==> flow/design.v <==
module system_bus
	#(parameter DATA_WIDTH = 8, 
	parameter ADDR_WIDTH = 14, 
	parameter NO_OF_MASTER = 4, 
	parameter NO_OF_SLAVE = 8,
	parameter [NO_OF_SLAVE*ADDR_WIDTH-1:0] SLAVE_BASE_ADDR = {14'd10, 14'd20, 14'd30, 14'd40, 14'd50, 14'd60, 14'd70, 14'd80}, 
	parameter [NO_OF_SLAVE*ADDR_WIDTH-1:0] SLAVE_END_ADDR = {14'd19, 14'd29, 14'd39, 14'd49, 14'd59, 14'd69, 14'd79, 14'd89}
	) 
	(
	input clk,
	input reset_n,
	input [ADDR_WIDTH*NO_OF_MASTER-1:0]  addr_avm, 
	output [DATA_WIDTH*NO_OF_MASTER-1:0]  readdata_avm,
	input [DATA_WIDTH*NO_OF_MASTER-1:0]  writedata_avm, 
	input [NO_OF_MASTER-1:0]  readen_avm,
	input [NO_OF_MASTER-1:0]  writeen_avm,
	output [NO_OF_MASTER-1:0]  readvalid_avm,
	output [NO_OF_MASTER-1:0]  writevalid_avm,
	input [NO_OF_MASTER-1:0]  waitrequest_avm,
	input [4*NO_OF_MASTER-1:0]priority_no,
	output [ADDR_WIDTH*NO_OF_SLAVE-1:0]  addr_avs,
	input [DATA_WIDTH*NO_OF_SLAVE-1:0]  readdata_avs,
	output [DATA_WIDTH*NO_OF_SLAVE-1:0]  writedata_avs,
	output [NO_OF_SLAVE-1:0]  readen_avs,
	output [NO_OF_SLAVE-1:0]  writeen_avs,
	input [NO_OF_SLAVE-1:0]  readvalid_avs,
	input [NO_OF_SLAVE-1:0]  writevalid_avs,
	output reg [NO_OF_SLAVE-1:0]  waitrequest_avs
	);
	reg [NO_OF_MASTER-1:0] readen_avm_last, writeen_avm_last, readen_avm_reg, writeen_avm_reg;
	reg [NO_OF_MASTER-1:0]  readvalid_avm_reg, readvalid_avm_reg_out, writevalid_avm_reg_out;
	reg [DATA_WIDTH-1:0]  readdata_avm_reg [NO_OF_MASTER-1:0];
	reg [7:0] readvalid_avs_last, writevalid_avs_last;
	reg [DATA_WIDTH-1:0]  readdata_avs_reg [NO_OF_SLAVE-1:0];
	reg [NO_OF_SLAVE-1:0] readvalid_avs_reg;
	reg [NO_OF_SLAVE-1:0] writevalid_avs_reg;
	wire [NO_OF_SLAVE:0] readvalid_avs_reg_x = {1'b0, readvalid_avs_reg};
	wire [NO_OF_SLAVE:0] writevalid_avs_reg_x = {1'b0, writevalid_avs_reg};
	reg [ADDR_WIDTH-1:0] addr_avs_reg [NO_OF_SLAVE-1:0];
	reg [DATA_WIDTH-1:0]  writedata_avs_reg [NO_OF_SLAVE-1:0];
	reg [NO_OF_SLAVE-1:0]  readen_avs_reg, writeen_avs_reg, readen_avs_reg_out, writeen_avs_reg_out;
	wire [ADDR_WIDTH-1:0] addr_avm_wire [NO_OF_MASTER-1:0];
	wire [DATA_WIDTH-1:0] writedata_avm_wire [NO_OF_MASTER-1:0];
	wire [3:0] priority_wire [NO_OF_MASTER-1:0];
	wire [4*NO_OF_MASTER-1:0] priority_no_with_active;
	reg [7:0] free_slaves;
	reg [3:0] last_state_stage_1_2;
	reg [1:0] master_slave_mux_master;
	reg [7:0] slave_master_demux_slave;
	reg [3:0] counter_s_p_master [NO_OF_MASTER-1:0];
	reg [3:0] value_s_p_master [NO_OF_MASTER-1:0];
	reg [7:0] slave_en_flag;
	reg [4:0] s_p_conversion_counter;
	reg [4:0] s_p_conversion_value;
	reg [3:0] s_p_conversion_counter_4;
	reg [3:0] s_p_conversion_value_4;
	reg stage_2_state;
	reg stage_4_state;
	reg [DATA_WIDTH + 2 - 1:0] shift_reg_slave;
	reg [DATA_WIDTH + ADDR_WIDTH + 2-1:0] shift_reg_master;
	reg [3:0] master_enable;
	reg [7:0] last_state_stage_3_4;
	reg [7:0] last_state_stage_3_4_single;
	reg [7:0] slave_active_stage_3;
	wire [31:0] slave_master_priority;
	wire [31:0] slave_master_priority_with_active;
	wire [3:0] master_enable_wire;
	wire m2s_serial_bus,s2m_serial_bus;
	wire [7:0] master_corresponding_slave [3:0];
	wire [3:0] master_active_stage_1;
	reg [3:0] mux_demux_slave_corresponding_master [7:0] ;
	reg [1:0] mux_demux_slave_corresponding_master_2bit [7:0] ;
	reg [2:0] master_corresponding_slave_3bit [NO_OF_MASTER-1:0];
	reg [4:0] counter_s_p_slave [NO_OF_SLAVE-1:0];
	reg [4:0] value_s_p_slave [NO_OF_SLAVE-1:0];
	reg [1:0] state_master_interface [NO_OF_MASTER-1:0];
	reg [1:0] state_slave_interface [NO_OF_SLAVE-1:0];
	reg [7:0] slave_master_mux_slave;
	reg [3:0] slave_master_mux_slave_3b;
	reg [3:0] slave_master_mux_slave_3b_tem;
	reg [3:0] master_releaser_stage;
	reg [7:0] slave_releaser_stage;
	assign master_active_stage_1=(readen_avm_reg | writeen_avm_reg) & (~last_state_stage_1_2) & (~{((master_corresponding_slave[3] & free_slaves) == 8'b0),((master_corresponding_slave[2] & free_slaves) == 8'b0),((master_corresponding_slave[1] & free_slaves) == 8'b0),((master_corresponding_slave[0] & free_slaves) == 8'b0)});
	assign slave_master_priority={priority_wire[mux_demux_slave_corresponding_master_2bit[7]],priority_wire[mux_demux_slave_corresponding_master_2bit[6]],priority_wire[mux_demux_slave_corresponding_master_2bit[5]],priority_wire[mux_demux_slave_corresponding_master_2bit[4]],priority_wire[mux_demux_slave_corresponding_master_2bit[3]],priority_wire[mux_demux_slave_corresponding_master_2bit[2]],priority_wire[mux_demux_slave_corresponding_master_2bit[1]],priority_wire[mux_demux_slave_corresponding_master_2bit[0]]};
	assign readen_avs = readen_avs_reg_out;
	assign writeen_avs = writeen_avs_reg_out;
	assign readvalid_avm=readvalid_avm_reg_out;
	assign writevalid_avm=writevalid_avm_reg_out;
	assign master_enable_wire=master_enable;
	assign m2s_serial_bus=shift_reg_master[DATA_WIDTH + ADDR_WIDTH + 1];
	assign s2m_serial_bus=shift_reg_slave[DATA_WIDTH + 1];
	genvar i, j, k;
	generate
		for ( i=0;i<NO_OF_MASTER;i=i+1)  
			begin : VECTORIZE_INTERFACE_SIGNALS
				assign priority_wire[i]=priority_no[i*4+3:i*4];
				assign addr_avm_wire[i]=addr_avm[(i+1)*ADDR_WIDTH-1:i*ADDR_WIDTH];
				assign writedata_avm_wire[i]=writedata_avm[(i+1)*DATA_WIDTH-1:i*DATA_WIDTH];
			end
		for ( k=0;k<NO_OF_MASTER;k=k+1)  
			begin : ADDRESS_DECODING_0  
				for ( i=0;i<NO_OF_SLAVE;i=i+1)
					begin : ADDRESS_DECODING_1
						assign master_corresponding_slave[k][i]=(addr_avm[ADDR_WIDTH*k-1+ADDR_WIDTH:ADDR_WIDTH*k] >= SLAVE_BASE_ADDR[(i+1)*ADDR_WIDTH-1:i*ADDR_WIDTH])? ((addr_avm[ADDR_WIDTH*k-1+ADDR_WIDTH:ADDR_WIDTH*k] <= SLAVE_END_ADDR[(i+1)*ADDR_WIDTH-1:i*ADDR_WIDTH])? 1'b1:1'b0):1'b0 ;
					end
			end
		for ( i=0;i<NO_OF_MASTER;i=i+1)  
			begin : BIT_CONVERSION_8_3
				always @(*)
					begin
						case(master_corresponding_slave[i])
							8'b00000001:
								begin
									master_corresponding_slave_3bit[i]=3'b000;
								end
							8'b00000010:
								begin
									master_corresponding_slave_3bit[i]=3'b001;
								end
							8'b00000100:
								begin
									master_corresponding_slave_3bit[i]=3'b010;
								end
							8'b00001000:
								begin
									master_corresponding_slave_3bit[i]=3'b011;
								end
							8'b00010000:
								begin
									master_corresponding_slave_3bit[i]=3'b100;
								end
							8'b00100000:
								begin
									master_corresponding_slave_3bit[i]=3'b101;
								end
							8'b01000000:
								begin
									master_corresponding_slave_3bit[i]=3'b110;
								end
							8'b10000000:
								begin
									master_corresponding_slave_3bit[i]=3'b111;
								end
							default:
								begin
									master_corresponding_slave_3bit[i]=3'b00;
								end
						endcase
					end
			end
		for ( i=0;i<NO_OF_MASTER;i=i+1)  
			begin : IDENTIFY_MASTER_REQUEST_DECTING_WITH_EDGE
				always @(posedge clk or negedge reset_n)
					if (~reset_n)
						begin
							readen_avm_reg[i]<=1'b0;
							writeen_avm_reg[i]<=1'b0;
						end
					else
					begin
						case({((~readen_avm_last[i]) & readen_avm[i]), master_releaser_stage[i]})
							2'b10,2'b11:
								begin
									readen_avm_reg[i]<=1'b1;
								end
							2'b01:
								begin
									readen_avm_reg[i]<=1'b0;
								end
							2'b00:
								begin
									readen_avm_reg[i]<=readen_avm_reg[i];
								end
							default:
								begin
									readen_avm_reg[i]<=1'b0;
								end
						endcase
						case({((~writeen_avm_last[i]) & writeen_avm[i]), master_releaser_stage[i]})
							2'b10,2'b11:
								begin
									writeen_avm_reg[i]<=1'b1;
								end
							2'b01:
								begin
									writeen_avm_reg[i]<=1'b0;
								end
							2'b00:
								begin
									writeen_avm_reg[i]<=writeen_avm_reg[i];
								end
							default:
								begin
									writeen_avm_reg[i]<=1'b0;
								end
						endcase
					end
			end
		for ( i=0;i<NO_OF_SLAVE;i=i+1)  
			begin : BIT_CONVERSION_4_2
				always @(*)
					begin
						case(mux_demux_slave_corresponding_master[i])
							4'b0001:
								begin
									mux_demux_slave_corresponding_master_2bit[i]=2'b00;
								end
							4'b0010:
								begin
									mux_demux_slave_corresponding_master_2bit[i]=2'b01;
								end
							4'b0100:
								begin
									mux_demux_slave_corresponding_master_2bit[i]=2'b10;
								end
							4'b1000:
								begin
									mux_demux_slave_corresponding_master_2bit[i]=2'b11;
								end
							default:
								begin
									mux_demux_slave_corresponding_master_2bit[i]=2'b00;
								end
						endcase
					end
			end
		for ( i=0;i<NO_OF_MASTER;i=i+1)  
			begin : DETECT_MASTER_REQUESTS_WITH_PRIORITY
				assign priority_no_with_active[i*4]=priority_no[i*4] & master_active_stage_1[i];
				assign priority_no_with_active[i*4+1]=priority_no[i*4+1] & master_active_stage_1[i];
				assign priority_no_with_active[i*4+2]=priority_no[i*4+2] & master_active_stage_1[i];
				assign priority_no_with_active[i*4+3]=priority_no[i*4+3] & master_active_stage_1[i];
			end
		for ( i=0;i<NO_OF_SLAVE;i=i+1)  
			begin : DETECT_SLAVE_READY_WITH_PRIORITY
				assign slave_master_priority_with_active[i*4]=slave_master_priority[i*4] & slave_active_stage_3[i];
				assign slave_master_priority_with_active[i*4+1]=slave_master_priority[i*4+1] & slave_active_stage_3[i];
				assign slave_master_priority_with_active[i*4+2]=slave_master_priority[i*4+2] & slave_active_stage_3[i];
				assign slave_master_priority_with_active[i*4+3]=slave_master_priority[i*4+3] & slave_active_stage_3[i];
			end
		for (i=0;i<NO_OF_SLAVE;i=i+1)  
			begin : SAMPLE_DATA_FROM_SLAVE_INTERFACE
				assign writedata_avs[(i+1)*DATA_WIDTH-1:i*DATA_WIDTH] = writedata_avs_reg[i];
				assign addr_avs[(i+1)*ADDR_WIDTH-1:i*ADDR_WIDTH]=addr_avs_reg[i]-SLAVE_BASE_ADDR[i];
				always @(posedge clk or negedge reset_n)	
					begin
						if (~reset_n)
							begin
								readvalid_avs_reg[i]<=1'b0;
								writevalid_avs_reg[i]<=1'b0;
								readdata_avs_reg[i]<=8'b0;
								waitrequest_avs[i]<=1'b0;
							end
						else	
							begin
								case ({(readvalid_avs[i] & (~readvalid_avs_last[i])),(writevalid_avs[i] & (~writevalid_avs_last[i]))})
									2'b11:
										begin
											readvalid_avs_reg[i]<=readvalid_avs[i];
											writevalid_avs_reg[i]<=writevalid_avs[i];
											readdata_avs_reg[i]<=readdata_avs[i*8+7:i*8];
											waitrequest_avs[i]<=1'b1;
										end
									2'b10:
										begin
											readvalid_avs_reg[i]<=readvalid_avs[i];
											writevalid_avs_reg[i]<=writevalid_avs[i];
											readdata_avs_reg[i]<=readdata_avs[i*8+7:i*8];
											waitrequest_avs[i]<=1'b1;
										end
									2'b01:
										begin
											readvalid_avs_reg[i]<=readvalid_avs[i];
											writevalid_avs_reg[i]<=writevalid_avs[i];
											readdata_avs_reg[i]<=readdata_avs_reg[i];
											waitrequest_avs[i]<=1'b1;
										end
									2'b00:
										begin
											readvalid_avs_reg[i]<=readvalid_avs_reg[i];
											writevalid_avs_reg[i]<=writevalid_avs_reg[i];
											readdata_avs_reg[i]<=readdata_avs_reg[i];
											waitrequest_avs[i]<=1'b0;
										end
									default:
										begin
											readvalid_avs_reg[i]<=1'b0;
											writevalid_avs_reg[i]<=1'b0;
											readdata_avs_reg[i]<=8'b0;
											waitrequest_avs[i]<=1'b0;
										end
								endcase
							end
					end
			end
		for (j=0;j<NO_OF_SLAVE;j=j+1)  
			begin : SERIAL_TO_PARALLEL_CONVERSION_AT_SLAVE_INTERFACES
				always @(posedge clk or negedge reset_n) 
					begin
						if(~reset_n)
							begin
								counter_s_p_slave[j]<=5'b0;
								value_s_p_slave[j]<=5'b0;	
								state_slave_interface[j]<=2'b0;
								writeen_avs_reg[j] <= 1'b0;
								readen_avs_reg[j] <= 1'b0;
								addr_avs_reg[j]<={ADDR_WIDTH{1'b0}};
								writedata_avs_reg[j]<=8'b0;
								writeen_avs_reg_out[j]<=1'b0;
								readen_avs_reg_out[j] <=1'b0;
							end
						else	
							begin
								case(state_slave_interface[j])
									2'b0:
										begin
											writeen_avs_reg[j] <= writeen_avs_reg[j];
											counter_s_p_slave[j]<=5'b0;
											writedata_avs_reg[j]<=writedata_avs_reg[j];
											addr_avs_reg[j]<=addr_avs_reg[j];
											value_s_p_slave[j]<=value_s_p_slave[j];
											if (slave_en_flag[j])
												begin
													state_slave_interface[j] <=2'b1;
													readen_avs_reg[j] <= m2s_serial_bus;
												end
											else
												begin
													state_slave_interface[j] <=2'b0;
													readen_avs_reg[j] <= 1'b0;
												end
											if (writeen_avs_reg_out[j] & writevalid_avs[j])
												begin
													writeen_avs_reg_out[j]<=1'b0;
												end
											else
												begin
													writeen_avs_reg_out[j]<=writeen_avs_reg_out[j];
												end
											if (readen_avs_reg_out[j] & readvalid_avs[j])
												begin
													readen_avs_reg_out[j] <=1'b0;
												end
											else
												begin
													readen_avs_reg_out[j] <=readen_avs_reg_out[j];
												end		
										end
									2'b01:
										begin
											writeen_avs_reg[j] <= m2s_serial_bus;
											readen_avs_reg[j] <= readen_avs_reg[j];			
											counter_s_p_slave[j]<=5'b0;
											state_slave_interface[j] <=2'b10;			
											writedata_avs_reg[j]<=writedata_avs_reg[j];
											addr_avs_reg[j]<=addr_avs_reg[j];			
											if(readen_avs_reg[j])
												begin
													value_s_p_slave[j]<=ADDR_WIDTH-1'b1;
												end
											else
												begin
													value_s_p_slave[j]<=ADDR_WIDTH+DATA_WIDTH-1'b1;
												end
											if (writeen_avs_reg_out[j] & writevalid_avs[j])
												begin
													writeen_avs_reg_out[j]<=1'b0;
												end
											else
												begin
													writeen_avs_reg_out[j]<=writeen_avs_reg_out[j];
												end
											if (readen_avs_reg_out[j] & readvalid_avs[j])
												begin
													readen_avs_reg_out[j] <=1'b0;
												end
											else
												begin
													readen_avs_reg_out[j] <=readen_avs_reg_out[j];
												end
										end
									2'b10:
										begin
											writeen_avs_reg[j] <= writeen_avs_reg[j];
											readen_avs_reg[j] <= readen_avs_reg[j];
											value_s_p_slave[j]<=value_s_p_slave[j];
											writedata_avs_reg[j]<={writedata_avs_reg[j],addr_avs_reg[j][ADDR_WIDTH-1]};			
											addr_avs_reg[j]<={addr_avs_reg[j],m2s_serial_bus};			
										if(value_s_p_slave[j] == counter_s_p_slave[j] )
											begin
												counter_s_p_slave[j]<=5'd0;
												writeen_avs_reg_out[j]<=writeen_avs_reg[j];
												readen_avs_reg_out[j] <= readen_avs_reg[j];
												state_slave_interface[j] <=2'b0;
											end
										else			
											begin
												counter_s_p_slave[j]<=counter_s_p_slave[j]+5'd1;
												writeen_avs_reg_out[j]<=writeen_avs_reg_out[j];
												readen_avs_reg_out[j] <=readen_avs_reg_out[j];
												state_slave_interface[j] <=2'b10;
											end					
										end
									default:
										begin
											counter_s_p_slave[j]<=5'b0;
											value_s_p_slave[j]<=5'b0;	
											state_slave_interface[j]<=2'b0;
											writeen_avs_reg[j] <= 1'b0;
											readen_avs_reg[j] <= 1'b0;
											addr_avs_reg[j]<={ADDR_WIDTH{1'b0}};
											writedata_avs_reg[j]<=8'b0;
											writeen_avs_reg_out[j]<=1'b0;
											readen_avs_reg_out[j] <=1'b0;
										end		
								endcase
							end
					end
		end
		for (j=0;j<NO_OF_MASTER;j=j+1) 
			begin : SERIAL_TO_PARALLEL_CONVERSION_AT_MASTER_INTERFACES
				assign readdata_avm[(j+1)*DATA_WIDTH-1:j*DATA_WIDTH]=readdata_avm_reg[j];
				always @(posedge clk or negedge reset_n) 
					begin
						if(~reset_n)
							begin
								counter_s_p_master[j]<=4'b0;
								value_s_p_master[j]<=4'b0;	
								state_master_interface[j]<=2'b0;
								readdata_avm_reg[j] <= 8'b0;
								readvalid_avm_reg[j] <= 1'b0;
								readvalid_avm_reg_out[j] <= 1'b0;
								writevalid_avm_reg_out[j] <= 1'b0;
							end
						else	
							begin
								case(state_master_interface[j])
									2'b0:
										begin
											counter_s_p_master[j]<=4'b0;
											value_s_p_master[j]<=value_s_p_master[j];
											readdata_avm_reg[j] <= readdata_avm_reg[j];
											if (master_enable_wire[j])
												begin
													state_master_interface[j] <=2'b1;
												end
											else
												begin
													state_master_interface[j] <=2'b0;
												end
											casex({master_enable_wire[j],(readen_avm[j] | writeen_avm[j] | waitrequest_avm[j])})
												2'b1x:
													begin
														readvalid_avm_reg[j] <= s2m_serial_bus;
														readvalid_avm_reg_out[j] <= 1'b0;
														writevalid_avm_reg_out[j] <= 1'b0;
													end
												2'b01:
													begin
														readvalid_avm_reg[j] <= readvalid_avm_reg[j];
														readvalid_avm_reg_out[j] <= readvalid_avm_reg_out[j];
														writevalid_avm_reg_out[j] <= writevalid_avm_reg_out[j];
													end
												2'b00:
													begin
														readvalid_avm_reg[j] <= 1'b0;
														readvalid_avm_reg_out[j] <= 1'b0;
														writevalid_avm_reg_out[j] <= 1'b0;
													end
												default:
													begin
														readvalid_avm_reg[j] <= 1'b0;
														readvalid_avm_reg_out[j] <= 1'b0;
														writevalid_avm_reg_out[j] <= 1'b0;
													end
											endcase
										end
									2'b01:
										begin
											counter_s_p_master[j]<=4'b0;
											readvalid_avm_reg[j] <= readvalid_avm_reg[j];
											if(readvalid_avm_reg[j])
												begin
													value_s_p_master[j]<=DATA_WIDTH-1'b1;
													state_master_interface[j] <=2'b10;
													writevalid_avm_reg_out[j] <= s2m_serial_bus;
												end
											else													
												begin
													value_s_p_master[j]<=4'd0;
													state_master_interface[j] <=2'b0;
													writevalid_avm_reg_out[j] <= s2m_serial_bus;
												end
											readvalid_avm_reg_out[j] <= 1'b0;
											readdata_avm_reg[j] <= readdata_avm_reg[j];
										end
									2'b10:
										begin
											value_s_p_master[j]<=value_s_p_master[j];
											readvalid_avm_reg[j] <= readvalid_avm_reg[j];
											readdata_avm_reg[j] <= {readdata_avm_reg[j],s2m_serial_bus}; 
											writevalid_avm_reg_out[j] <= 1'b0;
											if(value_s_p_master[j] == counter_s_p_master[j] )
												begin
													counter_s_p_master[j]<=4'd0;
													readvalid_avm_reg_out[j] <= readvalid_avm_reg[j];
													state_master_interface[j] <=2'b0;
												end
											else
												begin
													counter_s_p_master[j]<=counter_s_p_master[j]+4'd1;
													readvalid_avm_reg_out[j] <= 1'b0;
													state_master_interface[j] <=2'b10;
												end	
										end
									default:
										begin
											readdata_avm_reg[j] <= 8'b0;
											counter_s_p_master[j]<=4'b0;
											value_s_p_master[j]<=4'b0;	
											state_master_interface[j]<=2'b0;
											readvalid_avm_reg[j] <= 1'b0;
											readvalid_avm_reg_out[j] <= 1'b0;
											writevalid_avm_reg_out[j] <= 1'b0;
										end
								endcase
							end
					end
		end
	endgenerate
	always @(posedge clk or negedge reset_n)
		begin
			if(~reset_n)
				begin
					readvalid_avs_last<=8'b0;
					writevalid_avs_last<=8'b0;
					readen_avm_last<=8'b0;
					writeen_avm_last<=8'b0;
				end
			else
				begin
					readvalid_avs_last<=readvalid_avs;
					writevalid_avs_last<=writevalid_avs;
					readen_avm_last<=readen_avm;
					writeen_avm_last<=writeen_avm;
				end
		end
	always @(posedge clk or negedge reset_n) 
		begin
			if (~reset_n)
				begin
					master_slave_mux_master <=2'b0;
					slave_master_demux_slave<=8'b0;
					mux_demux_slave_corresponding_master[0] <= 4'b0;
					mux_demux_slave_corresponding_master[1] <= 4'b0;
					mux_demux_slave_corresponding_master[2] <= 4'b0;
					mux_demux_slave_corresponding_master[3] <= 4'b0;
					mux_demux_slave_corresponding_master[4] <= 4'b0;
					mux_demux_slave_corresponding_master[5] <= 4'b0;
					mux_demux_slave_corresponding_master[6] <= 4'b0;
					mux_demux_slave_corresponding_master[7] <= 4'b0;
				end
			else
				begin      
					casex({priority_no_with_active}) 
						16'b1000xxxxxxxxxxxx:
							begin
								master_slave_mux_master <=2'b11;
								slave_master_demux_slave<=master_corresponding_slave[3];
								mux_demux_slave_corresponding_master[master_corresponding_slave_3bit[3]] <= 4'b1000; 
							end
						16'b0xxx1000xxxxxxxx:
							begin
								master_slave_mux_master <=2'b10;
								slave_master_demux_slave<=master_corresponding_slave[2];
								mux_demux_slave_corresponding_master[master_corresponding_slave_3bit[2]] <= 4'b0100;
							end
						16'b0xxx0xxx1000xxxx:
							begin
								master_slave_mux_master <=2'b01;
								slave_master_demux_slave<=master_corresponding_slave[1];
								mux_demux_slave_corresponding_master[master_corresponding_slave_3bit[1]] <= 4'b0010;
							end
						16'b0xxx0xxx0xxx1000:
							begin
								master_slave_mux_master <=2'b0;
								slave_master_demux_slave<=master_corresponding_slave[0];
								mux_demux_slave_corresponding_master[master_corresponding_slave_3bit[0]] <= 4'b0001;
							end
						16'b01000xxx0xxx0xxx:
							begin
								master_slave_mux_master <=2'b11;
								slave_master_demux_slave<=master_corresponding_slave[3];
								mux_demux_slave_corresponding_master[master_corresponding_slave_3bit[3]] <= 4'b1000;
							end
						16'b00xx01000xxx0xxx:
							begin
								master_slave_mux_master <=2'b10;
								slave_master_demux_slave<=master_corresponding_slave[2];
								mux_demux_slave_corresponding_master[master_corresponding_slave_3bit[2]] <= 4'b0100;
							end
						16'b00xx00xx01000xxx:
							begin
								master_slave_mux_master <=2'b01;
								slave_master_demux_slave<=master_corresponding_slave[1];
								mux_demux_slave_corresponding_master[master_corresponding_slave_3bit[1]] <= 4'b0010;
							end
						16'b00xx00xx00xx0100:
							begin
								master_slave_mux_master <=2'b0;
								slave_master_demux_slave<=master_corresponding_slave[0];
								mux_demux_slave_corresponding_master[master_corresponding_slave_3bit[0]] <= 4'b0001;
							end
						16'b001000xx00xx00xx:
							begin
								master_slave_mux_master <=2'b11;
								slave_master_demux_slave<=master_corresponding_slave[3];
								mux_demux_slave_corresponding_master[master_corresponding_slave_3bit[3]] <= 4'b1000;
							end
						16'b000x001000xx00xx:
							begin
								master_slave_mux_master <=2'b10;
								slave_master_demux_slave<=master_corresponding_slave[2];
								mux_demux_slave_corresponding_master[master_corresponding_slave_3bit[2]] <= 4'b0100;
							end
						16'b000x000x001000xx:
							begin
								master_slave_mux_master <=2'b01;
								slave_master_demux_slave<=master_corresponding_slave[1];
								mux_demux_slave_corresponding_master[master_corresponding_slave_3bit[1]] <= 4'b0010;
							end
						16'b000x000x000x0010:
							begin
								master_slave_mux_master <=2'b0;
								slave_master_demux_slave<=master_corresponding_slave[0];
								mux_demux_slave_corresponding_master[master_corresponding_slave_3bit[0]] <= 4'b0001;
							end
						16'b0001000x000x000x:
							begin
								master_slave_mux_master <=2'b11;
								slave_master_demux_slave<=master_corresponding_slave[3];
								mux_demux_slave_corresponding_master[master_corresponding_slave_3bit[3]] <= 4'b1000;
							end
						16'b00000001000x000x:
							begin
								master_slave_mux_master <=2'b10;
								slave_master_demux_slave<=master_corresponding_slave[2];
								mux_demux_slave_corresponding_master[master_corresponding_slave_3bit[2]] <= 4'b0100;
							end
						16'b000000000001000x:
							begin
								master_slave_mux_master <=2'b01;  
								slave_master_demux_slave<=master_corresponding_slave[1];
								mux_demux_slave_corresponding_master[master_corresponding_slave_3bit[1]] <= 4'b0010;
							end
						16'b0000000000000001:
							begin
								master_slave_mux_master <=2'b0;
								slave_master_demux_slave<=master_corresponding_slave[0];
								mux_demux_slave_corresponding_master[master_corresponding_slave_3bit[0]] <= 4'b0001;
							end
						default:
							begin
								master_slave_mux_master <=2'b0;
								slave_master_demux_slave<=8'b0;
							end
					endcase
				end
		end
	always @(posedge clk or negedge reset_n) 
		begin
			if(~reset_n)
				begin
					slave_en_flag <= 8'b0;
					s_p_conversion_counter <= 5'b0;
					s_p_conversion_value<=5'b0;
					shift_reg_master<={(DATA_WIDTH+ADDR_WIDTH+2){1'b0}};
					last_state_stage_1_2<=4'b0;
					stage_2_state<=1'b0;
					free_slaves<=8'hff;
				end
			else
				begin
					case(stage_2_state)
						1'b0:  
							begin
								s_p_conversion_counter <= 5'b0;
								if (writeen_avm[master_slave_mux_master])
									begin
										s_p_conversion_value <= DATA_WIDTH+ADDR_WIDTH+1'b1; 
										shift_reg_master <= {readen_avm[master_slave_mux_master],writeen_avm[master_slave_mux_master] ,writedata_avm_wire[master_slave_mux_master], addr_avm_wire[master_slave_mux_master]};
									end
								else
									begin
										s_p_conversion_value <= ADDR_WIDTH+1'b1;
										shift_reg_master <= {readen_avm[master_slave_mux_master],writeen_avm[master_slave_mux_master] , addr_avm_wire[master_slave_mux_master], {DATA_WIDTH{1'b0}}};
									end
								if(slave_master_demux_slave!=8'b0)  
									begin 
										slave_en_flag <= slave_master_demux_slave;
										last_state_stage_1_2 <= (last_state_stage_1_2 ^ master_releaser_stage) | (1'b1 << master_slave_mux_master);
										stage_2_state <= 1'b1;
										free_slaves <= ((free_slaves|slave_releaser_stage) ^ slave_master_demux_slave);
									end
								else
									begin
										slave_en_flag<=8'b0;
										stage_2_state <= stage_2_state;
										last_state_stage_1_2 <= (last_state_stage_1_2 ^ master_releaser_stage);
										free_slaves <=(free_slaves|slave_releaser_stage);
									end
							end
						1'b1:
							begin
								s_p_conversion_value<=s_p_conversion_value;  
								slave_en_flag<=8'b0;
								last_state_stage_1_2 <= (last_state_stage_1_2 ^ master_releaser_stage);
								free_slaves<=(free_slaves|slave_releaser_stage);
								shift_reg_master<= {shift_reg_master[DATA_WIDTH+ADDR_WIDTH:0],1'b0};
								if(s_p_conversion_counter == s_p_conversion_value)
									begin
										stage_2_state <= 1'b0;
										s_p_conversion_counter <= 5'b0;
									end
								else
									begin
										stage_2_state <= stage_2_state;
										s_p_conversion_counter <= s_p_conversion_counter + 5'b1;
									end
							end
						default:
							begin
								slave_en_flag <= 8'b0;
								s_p_conversion_counter <= 5'b0;
								s_p_conversion_value<=5'b0;
								shift_reg_master<={(DATA_WIDTH+ADDR_WIDTH+2){1'b0}};
								last_state_stage_1_2<=4'b0;
								stage_2_state<=1'b0;
								free_slaves<=8'hff;
							end
					endcase
				end
		end
	always @(posedge clk or negedge reset_n)
		begin 
			if (~reset_n)
				begin
					slave_active_stage_3<=8'b0;
				end
			else
				begin
					slave_active_stage_3<=(slave_active_stage_3|(((~readvalid_avs_last) & readvalid_avs) |  ((~writevalid_avs_last) & writevalid_avs))) & (~last_state_stage_3_4);
				end
		end
	always @(posedge clk or negedge reset_n) 
		begin
			if (~reset_n)
				begin
					slave_master_mux_slave<=8'b0;
					slave_master_mux_slave_3b <= 4'b0;
				end
			else
				begin          
					if ((slave_master_priority_with_active & 32'b11110000000000000000000000000000) == 32'b10000000000000000000000000000000)
						begin
							slave_master_mux_slave<=8'b10000000; slave_master_mux_slave_3b <= 4'b111;
						end
					else if ((slave_master_priority_with_active & 32'b10001111000000000000000000000000) == 32'b00001000000000000000000000000000)
						begin
							slave_master_mux_slave<=8'b01000000; slave_master_mux_slave_3b <= 4'b110;
						end
					else if ((slave_master_priority_with_active & 32'b10001000111100000000000000000000) == 32'b00000000100000000000000000000000)
						begin
							slave_master_mux_slave<=8'b00100000; slave_master_mux_slave_3b <= 4'b101;
						end
					else if ((slave_master_priority_with_active & 32'b10001000100011110000000000000000) == 32'b00000000000010000000000000000000)
						begin
							slave_master_mux_slave<=8'b00010000; slave_master_mux_slave_3b <= 4'b100;
						end
					else if ((slave_master_priority_with_active & 32'b10001000100010001111000000000000) == 32'b00000000000000001000000000000000)
						begin
							slave_master_mux_slave<=8'b00001000; slave_master_mux_slave_3b <= 4'b011;
						end
					else if ((slave_master_priority_with_active & 32'b10001000100010001000111100000000) == 32'b00000000000000000000100000000000)
						begin
							slave_master_mux_slave<=8'b00000100; slave_master_mux_slave_3b <= 4'b010;
						end
					else if ((slave_master_priority_with_active & 32'b10001000100010001000100011110000) == 32'b00000000000000000000000010000000)
						begin
							slave_master_mux_slave<=8'b00000010; slave_master_mux_slave_3b <= 4'b001;
						end
					else if ((slave_master_priority_with_active & 32'b10001000100010001000100010001111) == 32'b00000000000000000000000000001000)
						begin
							slave_master_mux_slave<=8'b00000001; slave_master_mux_slave_3b <= 4'b000;
						end
					else if ((slave_master_priority_with_active & 32'b11111000100010001000100010001000) == 32'b01000000000000000000000000000000)
						begin
							slave_master_mux_slave<=8'b10000000; slave_master_mux_slave_3b <= 4'b111;
						end
					else if ((slave_master_priority_with_active & 32'b11001111100010001000100010001000) == 32'b00000100000000000000000000000000)
						begin
							slave_master_mux_slave<=8'b01000000; slave_master_mux_slave_3b <= 4'b110;
						end
					else if ((slave_master_priority_with_active & 32'b11001100111110001000100010001000) == 32'b00000000010000000000000000000000)
						begin
							slave_master_mux_slave<=8'b00100000; slave_master_mux_slave_3b <= 4'b101;
						end
					else if ((slave_master_priority_with_active & 32'b11001100110011111000100010001000) == 32'b00000000000001000000000000000000)
						begin
							slave_master_mux_slave<=8'b00010000; slave_master_mux_slave_3b <= 4'b100;
						end
					else if ((slave_master_priority_with_active & 32'b11001100110011001111100010001000) == 32'b00000000000000000100000000000000)
						begin
							slave_master_mux_slave<=8'b00001000; slave_master_mux_slave_3b <= 4'b011;
						end
					else if ((slave_master_priority_with_active & 32'b11001100110011001100111110001000) == 32'b00000000000000000000010000000000)
						begin
							slave_master_mux_slave<=8'b00000100; slave_master_mux_slave_3b <= 4'b010;
						end
					else if ((slave_master_priority_with_active & 32'b11001100110011001100110011111000) == 32'b00000000000000000000000001000000)
						begin
							slave_master_mux_slave<=8'b00000010; slave_master_mux_slave_3b <= 4'b001;
						end
					else if ((slave_master_priority_with_active & 32'b11001100110011001100110011001111) == 32'b00000000000000000000000000000100)
						begin
							slave_master_mux_slave<=8'b00000001; slave_master_mux_slave_3b <= 4'b000;
						end
					else if ((slave_master_priority_with_active & 32'b11111100110011001100110011001100) == 32'b00100000000000000000000000000000)
						begin
							slave_master_mux_slave<=8'b10000000; slave_master_mux_slave_3b <= 4'b111;
						end
					else if ((slave_master_priority_with_active & 32'b11101111110011001100110011001100) == 32'b00000010000000000000000000000000)
						begin
							slave_master_mux_slave<=8'b01000000; slave_master_mux_slave_3b <= 4'b110;
						end
					else if ((slave_master_priority_with_active & 32'b11101110111111001100110011001100) == 32'b00000000001000000000000000000000)
						begin
							slave_master_mux_slave<=8'b00100000; slave_master_mux_slave_3b <= 4'b101;
						end
					else if ((slave_master_priority_with_active & 32'b11101110111011111100110011001100) == 32'b00000000000000100000000000000000)
						begin
							slave_master_mux_slave<=8'b00010000; slave_master_mux_slave_3b <= 4'b100;
						end
					else if ((slave_master_priority_with_active & 32'b11101110111011101111110011001100) == 32'b00000000000000000010000000000000)
						begin
							slave_master_mux_slave<=8'b00001000; slave_master_mux_slave_3b <= 4'b011;
						end
					else if ((slave_master_priority_with_active & 32'b11101110111011101110111111001100) == 32'b00000000000000000000001000000000)
						begin
							slave_master_mux_slave<=8'b00000100; slave_master_mux_slave_3b <= 4'b010;
						end
					else if ((slave_master_priority_with_active & 32'b11101110111011101110111011111100) == 32'b00000000000000000000000000100000)
						begin
							slave_master_mux_slave<=8'b00000010; slave_master_mux_slave_3b <= 4'b001;
						end
					else if ((slave_master_priority_with_active & 32'b11101110111011101110111011101111) == 32'b00000000000000000000000000000010)
						begin
							slave_master_mux_slave<=8'b00000001; slave_master_mux_slave_3b <= 4'b000;
						end
					else if ((slave_master_priority_with_active & 32'b11111110111011101110111011101110) == 32'b00010000000000000000000000000000)
						begin
							slave_master_mux_slave<=8'b10000000; slave_master_mux_slave_3b <= 4'b111;
						end
					else if ((slave_master_priority_with_active & 32'b11111111111011101110111011101110) == 32'b00000001000000000000000000000000)
						begin
							slave_master_mux_slave<=8'b01000000; slave_master_mux_slave_3b <= 4'b110;
						end
					else if ((slave_master_priority_with_active & 32'b11111111111111101110111011101110) == 32'b00000000000100000000000000000000)
						begin
							slave_master_mux_slave<=8'b00100000; slave_master_mux_slave_3b <= 4'b101;
						end
					else if ((slave_master_priority_with_active & 32'b11111111111111111110111011101110) == 32'b00000000000000010000000000000000)
						begin
							slave_master_mux_slave<=8'b00010000; slave_master_mux_slave_3b <= 4'b100;
						end
					else if ((slave_master_priority_with_active & 32'b11111111111111111111111011101110) == 32'b00000000000000000001000000000000)
						begin
							slave_master_mux_slave<=8'b00001000; slave_master_mux_slave_3b <= 4'b011;
						end
					else if ((slave_master_priority_with_active & 32'b11111111111111111111111111101110) == 32'b00000000000000000000000100000000)
						begin
							slave_master_mux_slave<=8'b00000100; slave_master_mux_slave_3b <= 4'b010;
						end
					else if ((slave_master_priority_with_active & 32'b11111111111111111111111111111110) == 32'b00000000000000000000000000010000)
						begin
							slave_master_mux_slave<=8'b00000010; slave_master_mux_slave_3b <= 4'b001;
						end
					else if ((slave_master_priority_with_active & 32'b11111111111111111111111111111111) == 32'b00000000000000000000000000000001)
						begin
							slave_master_mux_slave<=8'b00000001; slave_master_mux_slave_3b <= 4'b000;
						end
					else
						begin
							slave_master_mux_slave<=8'b0; slave_master_mux_slave_3b <= 4'b1000;
						end
				end
		end
	always @(posedge clk or negedge reset_n) 
		begin
			if(!reset_n)
				begin
					s_p_conversion_counter_4 <= 4'b0;
					s_p_conversion_value_4 <= 4'b0;
					stage_4_state <= 1'b0;
					shift_reg_slave <= {(DATA_WIDTH + 2){1'b0}}; 
					last_state_stage_3_4<=8'b0;
					last_state_stage_3_4_single<=8'b0;
					master_enable<=4'b0;
					slave_master_mux_slave_3b_tem<=4'b0;
				end
			else
				begin
					case(stage_4_state)
						1'b0:
							begin
								last_state_stage_3_4_single<=8'b0;
								s_p_conversion_counter_4 <= 4'b0;
								if (readvalid_avs_reg_x[slave_master_mux_slave_3b])
									begin
										shift_reg_slave <= {readvalid_avs_reg_x[slave_master_mux_slave_3b], writevalid_avs_reg_x[slave_master_mux_slave_3b], readdata_avs_reg[slave_master_mux_slave_3b]};
										s_p_conversion_value_4 <= DATA_WIDTH+1'b1;
									end
								else
									begin
										shift_reg_slave <= {readvalid_avs_reg_x[slave_master_mux_slave_3b], writevalid_avs_reg_x[slave_master_mux_slave_3b],{DATA_WIDTH{1'b0}}};
										s_p_conversion_value_4 <= 4'd1;
									end
								if(slave_master_mux_slave!=8'b0)
									begin
										stage_4_state <= 1'b1;
										last_state_stage_3_4<=(last_state_stage_3_4^slave_releaser_stage)| (1'b1 << slave_master_mux_slave_3b);
										master_enable<=mux_demux_slave_corresponding_master[slave_master_mux_slave_3b];
									end
								else
									begin
										stage_4_state <= stage_4_state;
										last_state_stage_3_4<=(last_state_stage_3_4^slave_releaser_stage);
										master_enable<=4'b0;
									end
								slave_master_mux_slave_3b_tem<=slave_master_mux_slave_3b;
							end
						1'b1:
							begin
								slave_master_mux_slave_3b_tem<=slave_master_mux_slave_3b_tem;
								master_enable<=4'b0;
								shift_reg_slave[DATA_WIDTH + 1:0] <= {shift_reg_slave[DATA_WIDTH:0],1'b0};
								last_state_stage_3_4<=(last_state_stage_3_4^slave_releaser_stage);
								if(s_p_conversion_counter_4 == s_p_conversion_value_4)
									begin
										stage_4_state <= 1'b0;
										s_p_conversion_counter_4 <= 4'b0;
										last_state_stage_3_4_single<=(1'b1 << slave_master_mux_slave_3b_tem);
									end
								else
									begin
										stage_4_state <= stage_4_state;
										s_p_conversion_counter_4 <= s_p_conversion_counter_4 + 4'b1;
										last_state_stage_3_4_single<=8'b0;
									end
							end
					endcase
				end
		end
		always @(posedge clk or negedge reset_n)  
			begin
				if (~reset_n)
					begin
						master_releaser_stage<=4'b0;
						slave_releaser_stage<=8'b0;
					end
				else
					begin
						case(last_state_stage_3_4_single)
							8'b10000000:
								begin
									master_releaser_stage<=mux_demux_slave_corresponding_master[7];
									slave_releaser_stage<=8'b10000000;
								end
							8'b01000000:
								begin
									master_releaser_stage<=mux_demux_slave_corresponding_master[6];
									slave_releaser_stage<=8'b01000000;
								end
							8'b00100000:
								begin
									master_releaser_stage<=mux_demux_slave_corresponding_master[5];
									slave_releaser_stage<=8'b00100000;
								end
							8'b00010000:
								begin
									master_releaser_stage<=mux_demux_slave_corresponding_master[4];
									slave_releaser_stage<=8'b00010000;
								end
							8'b00001000:
								begin
									master_releaser_stage<=mux_demux_slave_corresponding_master[3];
									slave_releaser_stage<=8'b00001000;
								end
							8'b00000100:
								begin
									master_releaser_stage<=mux_demux_slave_corresponding_master[2];
									slave_releaser_stage<=8'b00000100;
								end
							8'b00000010:
								begin
									master_releaser_stage<=mux_demux_slave_corresponding_master[1];
									slave_releaser_stage<=8'b00000010;
								end
							8'b00000001:
								begin
									master_releaser_stage<=mux_demux_slave_corresponding_master[0];
									slave_releaser_stage<=8'b00000001;
								end
							default:
								begin
									master_releaser_stage<=4'b0;
									slave_releaser_stage<=8'b0;
								end
						endcase		
					end
			end
endmodule
# == From RTL to reports: system_bus ==
# What the tools print for system_bus, step after step.
# Lines are those of the file above, counted from 1.
# Operators carry their Yosys type and port widths (W data, S select, Z words).
# Library cell names are shortened.
# A cell with -- has no value.
# design
top,system_bus
clock,clk
library,sky130hd
lib_corner,tt_025C_1v80

# == Word-level counts ==
# Yosys after proc, flatten, opt, wreduce and memory -nomap, before mapping. Print and check cells are not counted. Equal cells are merged and count once.
# bits
elab_cells,1357
out_inout_bits,240
reg_bits,680
# op_classes
n_reduce_logical,157
compare,64
n_addsub,16
n_eq,320
n_logic,149
mux,470
shifts,7
# op_table
op,n
$mux W4,78
$mux W8,37
$pmux W8 S2,16
$pmux W4 S4,16
$pmux W14 S2,8
$ge A14 B6 Y1 const B,12
$le A14 B6 Y1 const B,12
$le A14 B7 Y1 const B,12
$mux W1,145
$mux W5,28
$pmux W1 S2,66
$reduce_or A2 Y1,64
$pmux W8 S8,2
$pmux W2 S3,21
$eq A2 B2 Y1 const B,62
$ge A14 B5 Y1 const B,8
$le A14 B5 Y1 const B,8
$ge A14 B7 Y1 const B,8
$ne A2 B1 Y1 const B,48
$pmux W5 S2,9
$and A1 B1 Y1,88
$pmux W3 S7,4
$eq A2 B1 Y1 const B,41
$logic_not A2 Y1,41
$pmux W8 S4,2
$pmux W4 S8,2
$eq A3 B3 Y1 const B,20
$ge A14 B4 Y1 const B,4
# Not listed: further kinds 90, cells in them 321.

# == Depth ==
# Depth = most cells in a row (Yosys ltp): at word level without a register or memory, in the mapped netlist without a sequential cell, where the memories' decode and read muxes count.
# depth
depth_word,38
abc_area,0
depth_mapped,15
depth_no_buf,12

# == After synthesis ==
# Yosys stat after the flow's synthesis: flattened, memories mapped to cells. It holds for the ABC_AREA given above (unset counts as 0); a run with the other value may have another netlist.
# by_type
cell,n
dfrtp_1,640
nand2_1,845
nand3_1,265
o21ai_0,172
nor2_1,223
mux4_2,28
clkbuf_1,151
xor2_1,64
dfstp_2,20
a22o_1,48
xnor2_1,43
nand2b_1,58
mux2_2,31
inv_1,92
nor2b_1,55
mux2i_1,27
a21oi_1,53
a22oi_1,35
# Not listed: further types 83, cells in them 573.
# synth_totals
area_um2,31884.3
buf_cells,183
seqArea_um2,16540.9
mapped_cells,3423
ff_cells,660

# == Timing after synthesis ==
# OpenSTA on the mapped netlist: ideal clock, no wires. The path of least setup slack (recovery checks aside). Input and output delay are each 20% of the period. Register names are those of the netlist, which keeps one name where synthesis merged equal registers.
# synth_timing
path_type,in2reg
start,input port addr_avm[45]
end,register mux_demux_slave_corresponding_master[3][2]
path_buffers,1
path_slack_ns,2.757
period_ns,7.0
path_delay_ns,2.843
t_required_ns,6.875
t_arrival_ns,4.118
t_first_pin_ns,1.400
in_delay_ns,1.400
path_stages,12
synth_period_reached_ns,4.243
# "path_delay_ns" is the arrival time less input delay plus setup time.
# "path_stages": output pins that drive a net of the path, with the launching flip-flop's if there is one; two outputs of one cell count as two.
# "synth_period_reached_ns" = period - worst setup slack (recovery checks aside). The figure is calculated, with input and output delays left at 20% of the set period.
# The rows between start and end are the longest chain of elaborated cells between them; the timing report does not say that the signal goes this way. Where chains are equally long, one stands for them.
# Each line given opens the expression or statement behind the cell; cells for indexed reads and writes are added by Yosys, which also makes memories of some case tables.
# At most two assigning lines are given for a register; there are more.
# synth_via
cell_sequence,buf_6 and3_4 a22o_1 a32o_1 a211o_1 and2_4 and4_1 nor4_2 nor3_2 a41o_1 a221oi_4 mux2_4
elab_chain_len,12
cells_between,77
# synth_lines
item,line,text
"start, declared",12,"input [ADDR_WIDTH*NO_OF_MASTER-1:0] addr_avm,"
$le A14 B7 Y1,104,assign master_corresponding_slave[k][i]=(addr_avm[ADDR_WIDTH*k-1+ADDR_WIDTH:ADDR_WIDTH*k] >= SLAVE_BASE_ADDR[( ...
$mux W1 x2,104,
$and A8 B8 Y8,83,assign master_active_stage_1=(readen_avm_reg | writeen_avm_reg) & (~last_state_stage_1_2) & (~{((master_corres ...
$logic_not A8 Y1,83,
$not A4 Y4,83,
$and A4 B4 Y4,83,
$and A1 B1 Y1,229,assign priority_no_with_active[i*4]=priority_no[i*4] & master_active_stage_1[i];
$eq A16 B1 Y1,565,casex({priority_no_with_active})
$reduce_or A4 Y1,--,
$ne A2 B1 Y1,--,
$reduce_and A5 Y1,--,
"end, assigned",557,mux_demux_slave_corresponding_master[3] <= 4'b0;
"end, assigned",570,mux_demux_slave_corresponding_master[master_corresponding_slave_3bit[3]] <= 4'b1000;
"end, declared",71,reg [3:0] mux_demux_slave_corresponding_master [7:0] ;

# == Path in the finished layout ==
# From the final timing report of record 1: the path of least setup slack in the routed layout; clock arrival at registers is part of the times.
# layout_timing
path_type,in2reg
start,input port addr_avm[34]
end,register mux_demux_slave_corresponding_master[6][2]
t_required_ns,5.05
path_buffers,4
path_stages,15
period_ns,4.48
t_arrival_ns,4.80
t_first_pin_ns,0.90
in_delay_ns,0.90
path_slack_ns,0.26
# The rows between start and end are the longest chain of elaborated cells between them; the timing report does not say that the signal goes this way. Where chains are equally long, one stands for them.
# At most two assigning lines are given for a register; there are more.
# layout_via
cell_sequence,clkdlybuf4s50_1 inv_1 a32o_1 a2111o_1 o31a_1 a32oi_1 a31oi_1 and3b_1 buf_4 o21ai_1 buf_4 buf_4 nor4_1 nor2_2 a31o_1
elab_chain_len,12
cells_between,76
# layout_lines
item,line,text
"start, declared",12,"input [ADDR_WIDTH*NO_OF_MASTER-1:0] addr_avm,"
$le A14 B7 Y1,104,assign master_corresponding_slave[k][i]=(addr_avm[ADDR_WIDTH*k-1+ADDR_WIDTH:ADDR_WIDTH*k] >= SLAVE_BASE_ADDR[( ...
$mux W1 x2,104,
$and A8 B8 Y8,83,assign master_active_stage_1=(readen_avm_reg | writeen_avm_reg) & (~last_state_stage_1_2) & (~{((master_corres ...
$logic_not A8 Y1,83,
$not A4 Y4,83,
$and A4 B4 Y4,83,
$and A1 B1 Y1,229,assign priority_no_with_active[i*4]=priority_no[i*4] & master_active_stage_1[i];
$eq A16 B1 Y1,565,casex({priority_no_with_active})
$reduce_or A4 Y1,--,
$ne A2 B1 Y1,--,
$reduce_and A5 Y1,--,
"end, assigned",560,mux_demux_slave_corresponding_master[6] <= 4'b0;
"end, assigned",570,mux_demux_slave_corresponding_master[master_corresponding_slave_3bit[3]] <= 4'b1000;
"end, declared",71,reg [3:0] mux_demux_slave_corresponding_master [7:0] ;

# Module system_bus, platform sky130hd: 2 stored runs of the flow (Yosys, OpenROAD) with differing settings, in no particular order. Input and output delays are each 20% of the period that was set; the output load is 0.01 pF.
# "total_power_mw" is the tool's figure for a default switching activity; nothing was simulated.
# Settings: n/a = not set for that run.
# Results: n/a = not shown.
stored run,CELL_PAD_IN_SITES_DETAIL_PLACEMENT,CORE_MARGIN,CORE_UTILIZATION,GPL_TIMING_DRIVEN,MIN_ROUTING_LAYER,PLACE_DENSITY,SETUP_SLACK_MARGIN,TNS_END_PERCENT,period_ns,CAP_MARGIN,SLEW_MARGIN,ABC_AREA,CELL_PAD_IN_SITES_GLOBAL_PLACEMENT,CORE_ASPECT_RATIO,MAX_ROUTING_LAYER,ys_area_um2,die_um2,layout_utilization_pct,setup_ws_ns,total_power_mw
record 1,2,9,23,1,met1,0.47,-0.25,100,4.48,20,20,n/a,n/a,n/a,n/a,31884.3,152354.0,30.7,0.258,16.418
record 2,1,4,40,1,met2,n/a,n/a,n/a,4.36,15,5,1,0,0.61,met4,n/a,n/a,n/a,n/a,n/a
# Record 2: unfinished; error GRT-0116 in routing
